==> flow/design.v <==
`timescale 1ns / 1ps
module axilite(
    input clk, reset, trigger, ARREADY, RVALID, AWREADY, WREADY, BVALID,
    input[4:0] length,
    input[31:0] source_address, destination_address, RDATA,
    output reg done, ARVALID, RREADY, AWVALID, WVALID, BREADY,
    output reg[31:0] ARADDR, AWADDR, WDATA,
    output reg[4:0] r_count, w_count);
    parameter READ_NONE=3'b000,
              READ_ADDR=3'b001,
              READ_DATA=3'b010,
              READ_STORE=3'b011,
              READ_DONE=3'b100;
    parameter WRITE_NONE=3'b000,          
              WRITE_ADDR=3'b001,
              WRITE_DATA=3'b010,
              WRITE_VALID=3'b011,
              WRITE_DONE=3'b100;
    reg [2:0] r_state, w_state;
    reg fifo_rd;
    reg aw_sent, w_sent;
    wire fifo_wr;
    wire fifo_full, fifo_empty;
    wire [31:0] fifo_data;
    wire start;
    wire [4:0] words;
    assign start = trigger && (w_state==WRITE_NONE);
    assign words = {2'b00, length[4:2]};
    assign fifo_wr = (r_state==READ_DATA) && RREADY && RVALID;
    FIFO fifom(.clk(clk), .reset(reset), .FIFO_RD(fifo_rd), .FIFO_WR(fifo_wr), .RDATA(RDATA), .FIFO_EMPTY(fifo_empty), .FIFO_FULL(fifo_full),
                .DATA_OUT(fifo_data));
    always @(posedge clk) begin
        if(reset) begin
            r_state<= READ_NONE;
            ARVALID<=0;
            RREADY<=0;
            r_count<= 0;
         end
         else begin
            case(r_state)
            READ_NONE: begin
                       if(start) begin
                        ARADDR<= source_address;
                        r_count<= words;
                        if(words!=0) begin
                         ARVALID<=1;
                         r_state<= READ_ADDR; end
                        end
                       end
            READ_ADDR: begin
                       if(ARREADY) begin
                       ARVALID<=0;
                       RREADY<=!fifo_full;
                       r_state<= READ_DATA; end
                       end 
            READ_DATA: begin
                       if(!RREADY)
                        RREADY<=!fifo_full;
                       else if(RVALID) begin
                        RREADY<=0;
                        r_count<=r_count-1;
                        r_state<= READ_STORE; end
                       end 
            READ_STORE: begin
                         r_state<=READ_DONE;
                        end
            READ_DONE: begin
                       if(r_count==0)
                        r_state<=READ_NONE;
                       else begin
                        ARADDR<=ARADDR+4; 
                        ARVALID<=1;
                        r_state<=READ_ADDR; end
                       end
            default:   r_state<=READ_NONE;
            endcase
        end
   end 
   always @(posedge clk) begin
           if(reset) begin
            w_state<= WRITE_NONE;
            AWVALID<=0;
            WVALID<=0;
            BREADY<=0;
            fifo_rd<=0;
            aw_sent<=0;
            w_sent<=0;
            done<=0;
            w_count<= 0;
           end
           else begin 
            fifo_rd<=0;
            case(w_state)
            WRITE_NONE: begin
                         if(start) begin
                          AWADDR<=destination_address;
                          w_count<=words;
                          done<=(words==0);
                          if(words!=0)
                           w_state<=WRITE_ADDR;
                          end
                         end
            WRITE_ADDR: begin
                         if(!fifo_empty) begin 
                          fifo_rd<=1; 
                          w_state<=WRITE_VALID; end
                         end
            WRITE_VALID: begin
                         if(!fifo_rd) begin
                          WDATA<=fifo_data;
                          AWVALID<=1;
                          WVALID<=1;
                          aw_sent<=0;
                          w_sent<=0;
                          w_state<=WRITE_DATA; end
                         end
            WRITE_DATA: begin
                         if(AWREADY && AWVALID) begin
                          AWVALID<=0;
                          aw_sent<=1;
                         end
                         if(WREADY && WVALID) begin
                          WVALID<=0;
                          w_sent<=1;
                         end
                         if((aw_sent || (AWREADY && AWVALID)) && (w_sent || (WREADY && WVALID))) begin
                          BREADY<=1;
                          w_state<=WRITE_DONE; end
                        end
            WRITE_DONE: begin
                         if(BVALID) begin
                          BREADY<=0;
                          w_count<=w_count-1;
                          if(w_count==1) begin
                           done<=1;
                           w_state<=WRITE_NONE; end
                          else begin
                           AWADDR<=AWADDR+4;
                           w_state<=WRITE_ADDR; end
                          end
                        end
            default:    w_state<=WRITE_NONE;
            endcase
      end
     end
endmodule
module FIFO(
    input clk, reset, FIFO_RD, FIFO_WR,
    input [31:0] RDATA,
    output FIFO_EMPTY, FIFO_FULL,
    output reg[31:0] DATA_OUT);
    reg[4:0] fifo_depth;
    reg[31:0] fifo_mem[0:15];
    reg[3:0] n,m;
    integer i;
    assign FIFO_EMPTY = (fifo_depth==0);
    assign FIFO_FULL = (fifo_depth==16);
    always @(posedge clk) begin
    if(reset) begin
                n<=0;
                m<=0;
                fifo_depth<=0;
                DATA_OUT<=0;
                for (i=0; i<16; i=i+1) begin
                fifo_mem[i]<=0; 
                end
               end
    else begin
            if(!FIFO_FULL && FIFO_WR)
                begin
                    fifo_mem[n]<=RDATA;
                    n<=(n==15)? 0:n+1;
                end
            if( !FIFO_EMPTY && FIFO_RD )
                begin
                    DATA_OUT<=fifo_mem[m];
                    m<=(m==15)? 0:m+1;
                end
            fifo_depth<=fifo_depth+(!FIFO_FULL && FIFO_WR)-(!FIFO_EMPTY && FIFO_RD);
          end
     end 
endmodule
Wiki page: axilite / tool data

Step by step through the tools: axilite
Module axilite before and after one edit of its RTL, step after step.
Lines under "before" count in the file above, lines under "after" in the edited file.
"delta": "after" minus "before" as printed here. "change_rel_pct": 100 x difference / "before".
Operators: Yosys type, input widths -> output width; for muxes data width and select width s.
Library cell names are shortened.
{"block": "setup", "design": "axilite", "clock": "clk", "cell_library": "sky130hd", "corner": "tt_025C_1v80"}

Diff
The edit as a unified diff against the file above.
The edited RTL no longer does the same as the RTL above: the edit was made by script, with no optimisation intended.
begin of diff
@@ -28,6 +28,14 @@
     assign words = {2'b00, length[4:2]};
     assign fifo_wr = (r_state==READ_DATA) && RREADY && RVALID;
-    FIFO fifom(.clk(clk), .reset(reset), .FIFO_RD(fifo_rd), .FIFO_WR(fifo_wr), .RDATA(RDATA), .FIFO_EMPTY(fifo_empty), .FIFO_FULL(fifo_full),
-                .DATA_OUT(fifo_data));
+    wire fifo_empty_0, fifo_empty_1;
+    wire [31:0] fifo_data_0, fifo_data_1;
+    wire fifo_full_0, fifo_full_1;
+    FIFO fifom(.clk(clk), .reset(reset), .FIFO_RD(fifo_rd), .FIFO_WR(fifo_wr), .RDATA(RDATA), .FIFO_EMPTY(fifo_empty_0), .FIFO_FULL(fifo_full_0),
+                .DATA_OUT(fifo_data_0));
+    FIFO fifom_twin (.clk(clk), .reset(reset), .FIFO_RD(fifo_rd), .FIFO_WR(~fifo_wr), .RDATA(RDATA),
+        .FIFO_EMPTY(fifo_empty_1), .FIFO_FULL(fifo_full_1), .DATA_OUT(fifo_data_1));
+    assign fifo_empty = fifo_empty_0 ^ fifo_empty_1;
+    assign fifo_data = fifo_data_0 ^ fifo_data_1;
+    assign fifo_full = fifo_full_0 ^ fifo_full_1;
     always @(posedge clk) begin
         if(reset) begin
end of diff

Elaborated design
Counts by Yosys on the flattened word-level netlist (proc, flatten, opt, wreduce; memories kept). Register bits leave out memories and registers merged into their read ports (data or address). Print and check cells are left out.
Memory sizes are those after Yosys's memory passes, which may raise the word count (mostly to a power of two), join words into wider ones and drop unused or constant bits.
{"block": "word_totals", "item": "reg_bits", "before": 134, "after": 147, "delta": 13, "change_rel_pct": 9.70}
{"block": "word_totals", "item": "mem_bits_rw", "before": 512, "after": 1024, "delta": 512, "change_rel_pct": 100.00}
{"block": "word_totals", "item": "memories", "before": 1, "after": 2, "delta": 1, "change_rel_pct": 100.00}
{"block": "word_totals", "item": "inputBits", "before": 109, "after": 109, "delta": 0, "change_rel_pct": 0.00}
{"block": "word_totals", "item": "output_inout_bits", "before": 112, "after": 112, "delta": 0, "change_rel_pct": 0.00}
{"block": "word_totals", "item": "word_cells", "before": 162, "after": 193, "delta": 31, "change_rel_pct": 19.14}
{"block": "classes", "item": "n_addsub", "before": 8, "after": 12, "delta": 4, "change_rel_pct": 50.00}
{"block": "classes", "item": "eq_ne", "before": 28, "after": 31, "delta": 3, "change_rel_pct": 10.71}
{"block": "classes", "item": "n_mux", "before": 62, "after": 70, "delta": 8, "change_rel_pct": 12.90}
{"block": "classes", "item": "bitwise", "before": 3, "after": 7, "delta": 4, "change_rel_pct": 133.33}
{"block": "classes", "item": "reduce_logical", "before": 41, "after": 49, "delta": 8, "change_rel_pct": 19.51}
{"block": "ops", "operator": "$logic_and 1x1->1", "before": 10, "after": 14, "delta": 4, "change_rel_pct": 40.00}
{"block": "ops", "operator": "$mux 4", "before": 4, "after": 8, "delta": 4, "change_rel_pct": 100.00}
{"block": "ops", "operator": "$logic_not 1->1", "before": 2, "after": 5, "delta": 3, "change_rel_pct": 150.00}
{"block": "ops", "operator": "$mux 1", "before": 24, "after": 26, "delta": 2, "change_rel_pct": 8.33}
{"block": "ops", "operator": "$mux 32", "before": 7, "after": 9, "delta": 2, "change_rel_pct": 28.57}
{"block": "ops", "operator": "$add 4x1->4 const B", "before": 2, "after": 4, "delta": 2, "change_rel_pct": 100.00}
{"block": "ops", "operator": "$eq 4x4->1 const B", "before": 2, "after": 4, "delta": 2, "change_rel_pct": 100.00}
{"block": "ops", "operator": "$xor 1x1->1", "before": 0, "after": 2, "delta": 2}
{"block": "ops", "operator": "$logic_not 5->1", "before": 3, "after": 4, "delta": 1, "change_rel_pct": 33.33}
{"block": "ops", "operator": "$not 1->1", "before": 3, "after": 4, "delta": 1, "change_rel_pct": 33.33}
{"block": "ops", "operator": "$add 5x1->5", "before": 1, "after": 2, "delta": 1, "change_rel_pct": 100.00}
{"block": "ops", "operator": "$eq 5x5->1 const B", "before": 1, "after": 2, "delta": 1, "change_rel_pct": 100.00}
{"block": "ops", "operator": "$sub 5x1->5", "before": 1, "after": 2, "delta": 1, "change_rel_pct": 100.00}
{"block": "ops", "operator": "$xor 32x32->32", "before": 0, "after": 1, "delta": 1}
Unchanged operator kinds not shown: 25.

Logic depth
Depth = most cells in a row (Yosys ltp): at word level without a register or memory, in the mapped netlist without a sequential cell, where the memories' decode and read muxes count.
{"block": "depth", "item": "word_depth", "before": 6, "after": 7, "delta": 1, "change_rel_pct": 16.67}
{"block": "depth", "item": "abc_area", "before": "0", "after": "0"}
{"block": "depth", "item": "depth_mapped", "before": 14, "after": 15, "delta": 1, "change_rel_pct": 7.14}

After synthesis
Source: synth_stat.txt of the flow (Yosys; design flattened, memories mapped). It holds for the ABC_AREA given above (unset counts as 0); a run with the other value may have another netlist.
{"block": "by_type", "cell": "edfxtp_1", "before": 608, "after": 1120, "delta": 512, "change_rel_pct": 84.21}
{"block": "by_type", "cell": "and2_1", "before": 517, "after": 1028, "delta": 511, "change_rel_pct": 98.84}
{"block": "by_type", "cell": "clkbuf_1", "before": 148, "after": 307, "delta": 159, "change_rel_pct": 107.43}
{"block": "by_type", "cell": "nor2_1", "before": 122, "after": 240, "delta": 118, "change_rel_pct": 96.72}
{"block": "by_type", "cell": "mux4_2", "before": 32, "after": 128, "delta": 96, "change_rel_pct": 300.00}
{"block": "by_type", "cell": "o21ai_0", "before": 100, "after": 26, "delta": -74, "change_rel_pct": -74.00}
{"block": "by_type", "cell": "mux2i_1", "before": 194, "after": 262, "delta": 68, "change_rel_pct": 35.05}
{"block": "by_type", "cell": "a22oi_1", "before": 0, "after": 65, "delta": 65}
{"block": "by_type", "cell": "a311oi_1", "before": 1, "after": 65, "delta": 64, "change_rel_pct": 6400.00}
{"block": "by_type", "cell": "o22ai_1", "before": 66, "after": 129, "delta": 63, "change_rel_pct": 95.45}
{"block": "by_type", "cell": "dfxtp_1", "before": 74, "after": 119, "delta": 45, "change_rel_pct": 60.81}
{"block": "by_type", "cell": "a31oi_1", "before": 63, "after": 30, "delta": -33, "change_rel_pct": -52.38}
{"block": "by_type", "cell": "xor2_1", "before": 16, "after": 49, "delta": 33, "change_rel_pct": 206.25}
{"block": "by_type", "cell": "a221oi_1", "before": 34, "after": 5, "delta": -29, "change_rel_pct": -85.29}
{"block": "by_type", "cell": "or2_2", "before": 5, "after": 33, "delta": 28, "change_rel_pct": 560.00}
{"block": "by_type", "cell": "inv_1", "before": 29, "after": 42, "delta": 13, "change_rel_pct": 44.83}
{"block": "by_type", "cell": "buf_2", "before": 24, "after": 37, "delta": 13, "change_rel_pct": 54.17}
{"block": "by_type", "cell": "ha_1", "before": 17, "after": 28, "delta": 11, "change_rel_pct": 64.71}
Unchanged cell types not shown: 8.
Not every row of either side is listed.
{"block": "mapped", "item": "stdcells", "before": 2373, "after": 4090, "delta": 1717, "change_rel_pct": 72.36}
{"block": "mapped", "item": "yosys_area_mm2", "before": 0.0309272, "after": 0.0559462, "delta": 0.0250190, "change_rel_pct": 80.90}
{"block": "mapped", "item": "sequential_area_mm2", "before": 0.0197389, "after": 0.0360145, "delta": 0.0162756, "change_rel_pct": 82.45}
{"block": "mapped", "item": "ffs", "before": 682, "after": 1239, "delta": 557, "change_rel_pct": 81.67}
{"block": "mapped", "item": "buf_cells", "before": 181, "after": 356, "delta": 175, "change_rel_pct": 96.69}
The figures by module come from a second, unflattened synthesis with its own total; it is not the netlist above.
{"block": "unflattened", "item": "cells_unflattened", "before": 2320, "after": 4046, "delta": 1726, "change_rel_pct": 74.40}
{"block": "unflattened", "item": "hier_area_mm2", "before": 0.0311574, "after": 0.0562802, "delta": 0.0251228, "change_rel_pct": 80.63}
Each row is one instance without its submodules.
{"block": "by_module_before", "mod": "FIFO", "n_inst": 1, "cells": 1714, "area_mm2": 0.0249327}
{"block": "by_module_before", "mod": "axilite", "n_inst": 1, "cells": 606, "area_mm2": 0.0062247}
{"block": "by_module_after", "mod": "FIFO", "n_inst": 2, "cells": 1714, "area_mm2": 0.0249327}
{"block": "by_module_after", "mod": "axilite", "n_inst": 1, "cells": 618, "area_mm2": 0.0064149}

Worst setup path after synthesis
OpenSTA on the mapped netlist: ideal clock, no wires. The path of least setup slack (recovery checks aside). Input and output delay are each 20% of the period. Register names are those of the netlist, which keeps one name where synthesis merged equal registers.
{"block": "synth_timing", "item": "path_type", "before": "input -> register", "after": "input -> register"}
{"block": "synth_timing", "item": "from", "before": "input port reset", "after": "input port reset"}
{"block": "synth_timing", "item": "to", "before": "memory fifom.fifo_mem[10][0]", "after": "register AWADDR[10]"}
{"block": "synth_timing", "item": "clock_period_ns", "before": 4.0, "after": 4.0, "delta": 0.0, "change_rel_pct": 0.00}
{"block": "synth_timing", "item": "input_delay_ns", "before": 0.800, "after": 0.800, "delta": 0.000, "change_rel_pct": 0.00}
{"block": "synth_timing", "item": "arrival_time_ns", "before": 3.830, "after": 3.800, "delta": -0.030, "change_rel_pct": -0.78}
{"block": "synth_timing", "item": "path_slack_ns", "before": -0.296, "after": -0.263, "delta": 0.033}
{"block": "synth_timing", "item": "path_delay_ns", "before": 3.496, "after": 3.463, "delta": -0.033, "change_rel_pct": -0.94}
{"block": "synth_timing", "item": "driving_pins", "before": 5, "after": 5, "delta": 0, "change_rel_pct": 0.00}
{"block": "synth_timing", "item": "path_buffers", "before": 2, "after": 4, "delta": 2, "change_rel_pct": 100.00}
{"block": "synth_timing", "item": "synth_period_reached_ns", "before": 4.296, "after": 4.263, "delta": -0.033, "change_rel_pct": -0.77}
"path_delay_ns" = arrival - input delay + setup time.
"driving_pins": output pins that drive a net of the path, with the launching flip-flop's if there is one; two outputs of one cell count as two.
"synth_period_reached_ns" is the clock period less the worst setup slack; recovery checks do not enter. This is arithmetic on one report: input and output delays are still those of the set period (20% each).
The rows between start and end are the longest chain of elaborated cells between them; the timing report does not say that the signal goes this way. Where chains are equally long, one stands for them.
A line is the first line of the expression or statement that the cell stems from. Yosys adds cells for indexed reads and writes and turns some case tables into memories.
before: Only ways into the end's enable, where the timed path ends, are counted here.
{"block": "synth_via_before", "path_cell_list": "clkbuf_1 and4b_1 buf_2 nand3_1 o21ai_0", "elab_chain_len": 1, "cone_cells": 3, "cone_classes": "mux: 3"}
{"block": "synth_rtl_before", "item": "start, declared", "line": 3, "rtl": "input clk, reset, trigger, ARREADY, RVALID, AWREADY, WREADY, BVALID,"}
{"block": "synth_rtl_before", "item": "$mux 4", "line": 159, "rtl": "if(reset) begin"}
{"block": "synth_rtl_before", "item": "end, declared", "line": 153, "rtl": "reg[31:0] fifo_mem[0:15];"}
{"block": "synth_via_after", "path_cell_list": "clkbuf_1 clkbuf_1 clkbuf_1 buf_1 a211oi_1", "elab_chain_len": 2, "cone_cells": 2, "cone_classes": "logic: 1; reduce/logical: 1"}
{"block": "synth_rtl_after", "item": "start, declared", "line": 3, "rtl": "input clk, reset, trigger, ARREADY, RVALID, AWREADY, WREADY, BVALID,"}
{"block": "synth_rtl_after", "item": "$not 1->1"}
{"block": "synth_rtl_after", "item": "$reduce_and 5->1"}
{"block": "synth_rtl_after", "item": "end, assigned", "line": 104, "rtl": "AWADDR<=destination_address;"}
{"block": "synth_rtl_after", "item": "end, assigned", "line": 146, "rtl": "AWADDR<=AWADDR+4;"}
{"block": "synth_rtl_after", "item": "end, declared", "line": 7, "rtl": "output reg[31:0] ARADDR, AWADDR, WDATA,"}

Worst path after layout
Path of least setup slack in the final report of the runs of set A (OpenROAD, finished layout, wires in). Where an end is a register, its clock arrival counts in the times.
{"block": "layout_timing", "item": "path_type", "before": "register -> register", "after": "register -> register"}
{"block": "layout_timing", "item": "from", "before": "register fifom.fifo_depth[3]", "after": "register fifom_twin.fifo_depth[2]"}
{"block": "layout_timing", "item": "to", "before": "register fifom.fifo_depth[4]", "after": "register fifom_twin.fifo_depth[4]"}
{"block": "layout_timing", "item": "clock_period_ns", "before": 4.0, "after": 4.0, "delta": 0.0, "change_rel_pct": 0.00}
{"block": "layout_timing", "item": "arrival_time_ns", "before": 3.61, "after": 3.85, "delta": 0.24, "change_rel_pct": 6.65}
{"block": "layout_timing", "item": "path_slack_ns", "before": 0.92, "after": 0.79, "delta": -0.13}
{"block": "layout_timing", "item": "driving_pins", "before": 13, "after": 13, "delta": 0, "change_rel_pct": 0.00}
{"block": "layout_timing", "item": "path_buffers", "before": 0, "after": 0, "delta": 0}
The rows between start and end are the longest chain of elaborated cells between them; the timing report does not say that the signal goes this way. Where chains are equally long, one stands for them.
{"block": "layout_via_before", "path_cell_list": "dfxtp_1 inv_1 ha_1 or4b_1 and2_2 ha_1 inv_1 ha_1 fa_1 a21oi_1 nor2_1 or3_1 a21oi_1", "elab_chain_len": 5, "cone_cells": 8, "cone_classes": "add/sub: 2; eq/ne: 1; reduce/logical: 5"}
{"block": "layout_rtl_before", "item": "start, declared", "line": 152, "rtl": "reg[4:0] fifo_depth;"}
{"block": "layout_rtl_before", "item": "start, assigned", "line": 162, "rtl": "fifo_depth<=0;"}
{"block": "layout_rtl_before", "item": "start, assigned", "line": 179, "rtl": "fifo_depth<=fifo_depth+(!FIFO_FULL && FIFO_WR)-(!FIFO_EMPTY && FIFO_RD);"}
{"block": "layout_rtl_before", "item": "$eq 5x5->1", "line": 157, "rtl": "assign FIFO_FULL = (fifo_depth==16);"}
{"block": "layout_rtl_before", "item": "$logic_not 1->1", "line": 179}
{"block": "layout_rtl_before", "item": "$logic_and 1x1->1", "line": 179}
{"block": "layout_rtl_before", "item": "$add 5x1->5", "line": 179}
{"block": "layout_rtl_before", "item": "$sub 5x1->5", "line": 179}
{"block": "layout_rtl_before", "item": "end, assigned", "line": 162}
{"block": "layout_rtl_before", "item": "end, assigned", "line": 179}
{"block": "layout_rtl_before", "item": "end, declared", "line": 152}
{"block": "layout_via_after", "path_cell_list": "dfxtp_1 inv_1 ha_1 nand4bb_1 nand2_1 inv_1 ha_1 inv_1 fa_1 nor2b_1 o21bai_1 a21oi_1 nor3b_1", "elab_chain_len": 5, "cone_cells": 8, "cone_classes": "add/sub: 2; eq/ne: 1; reduce/logical: 5"}
{"block": "layout_rtl_after", "item": "start, declared", "line": 160, "rtl": "reg[4:0] fifo_depth;"}
{"block": "layout_rtl_after", "item": "start, assigned", "line": 170, "rtl": "fifo_depth<=0;"}
{"block": "layout_rtl_after", "item": "start, assigned", "line": 187, "rtl": "fifo_depth<=fifo_depth+(!FIFO_FULL && FIFO_WR)-(!FIFO_EMPTY && FIFO_RD);"}
{"block": "layout_rtl_after", "item": "$eq 5x5->1", "line": 165, "rtl": "assign FIFO_FULL = (fifo_depth==16);"}
{"block": "layout_rtl_after", "item": "$logic_not 1->1", "line": 187}
{"block": "layout_rtl_after", "item": "$logic_and 1x1->1", "line": 187}
{"block": "layout_rtl_after", "item": "$add 5x1->5", "line": 187}
{"block": "layout_rtl_after", "item": "$sub 5x1->5", "line": 187}
{"block": "layout_rtl_after", "item": "end, assigned", "line": 170}
{"block": "layout_rtl_after", "item": "end, assigned", "line": 187}
{"block": "layout_rtl_after", "item": "end, declared", "line": 160}

Layout results
Runs of the flow (Yosys, OpenROAD) on both versions; the two runs of a pair have the same settings. The constraints put input and output delay at 20% of the set period each and load the outputs with 0.01 pF.
{"block": "settings_set_A", "CORE_UTILIZATION": 40, "period_ns": 4.0, "CAP_MARGIN": 20, "CORE_MARGIN": 2, "SLEW_MARGIN": 20}
{"block": "results_set_A", "item": "post_synth_area_mm2", "before": 0.0309272, "after": 0.0559462, "delta": 0.0250190, "change_rel_pct": 80.90}
{"block": "results_set_A", "item": "die_footprint_mm2", "before": 0.0795578, "after": 0.142873, "delta": 0.0633152, "change_rel_pct": 79.58}
{"block": "results_set_A", "item": "cell_area_final_mm2", "before": 0.0369204, "after": 0.0647609, "delta": 0.0278405, "change_rel_pct": 75.41}
{"block": "results_set_A", "item": "ws_setup_ns", "before": 0.919, "after": 0.792, "delta": -0.127}
{"block": "results_set_A", "item": "fin_tns_ns", "before": 0.000, "after": 0.000, "delta": 0.000}
{"block": "results_set_A", "item": "ws_hold_ns", "before": 0.423, "after": 0.426, "delta": 0.003}
{"block": "results_set_A", "item": "power_mw", "before": 15.517, "after": 30.527, "delta": 15.010, "change_rel_pct": 96.73}
{"block": "results_set_A", "item": "achieved_period_ns", "before": 3.081, "after": 3.208, "delta": 0.127, "change_rel_pct": 4.12}
{"block": "settings_set_B", "ABC_AREA": 0, "CAP_MARGIN": 30, "CORE_UTILIZATION": 48, "GPL_TIMING_DRIVEN": 0, "PLACE_DENSITY": 0.62, "SLEW_MARGIN": 5, "period_ns": 2.8, "CORE_MARGIN": 2}
{"block": "results_set_B", "item": "post_synth_area_mm2", "before": 0.0309272, "after": 0.0559462, "delta": 0.0250190, "change_rel_pct": 80.90}
{"block": "results_set_B", "item": "die_footprint_mm2", "before": 0.0664789, "after": 0.119301, "delta": 0.0528221, "change_rel_pct": 79.46}
{"block": "results_set_B", "item": "cell_area_final_mm2", "before": 0.03775, "after": 0.0649398, "delta": 0.0271898, "change_rel_pct": 72.03}
{"block": "results_set_B", "item": "ws_setup_ns", "before": -0.109, "after": 0.025, "delta": 0.134}
{"block": "results_set_B", "item": "fin_tns_ns", "before": -0.109, "after": 0.000, "delta": 0.109}
{"block": "results_set_B", "item": "ws_hold_ns", "before": 0.433, "after": 0.446, "delta": 0.013}
{"block": "results_set_B", "item": "power_mw", "before": 22.262, "after": 43.679, "delta": 21.417, "change_rel_pct": 96.20}
{"block": "results_set_B", "item": "achieved_period_ns", "before": 2.909, "after": 2.775, "delta": -0.134, "change_rel_pct": -4.61}
"achieved_period_ns" = clock period - worst setup slack. The figure is calculated, with input and output delays left at 20% of the set period.
"power_mw" rests on the timing tool's default activity at the inputs, not on a simulated workload.
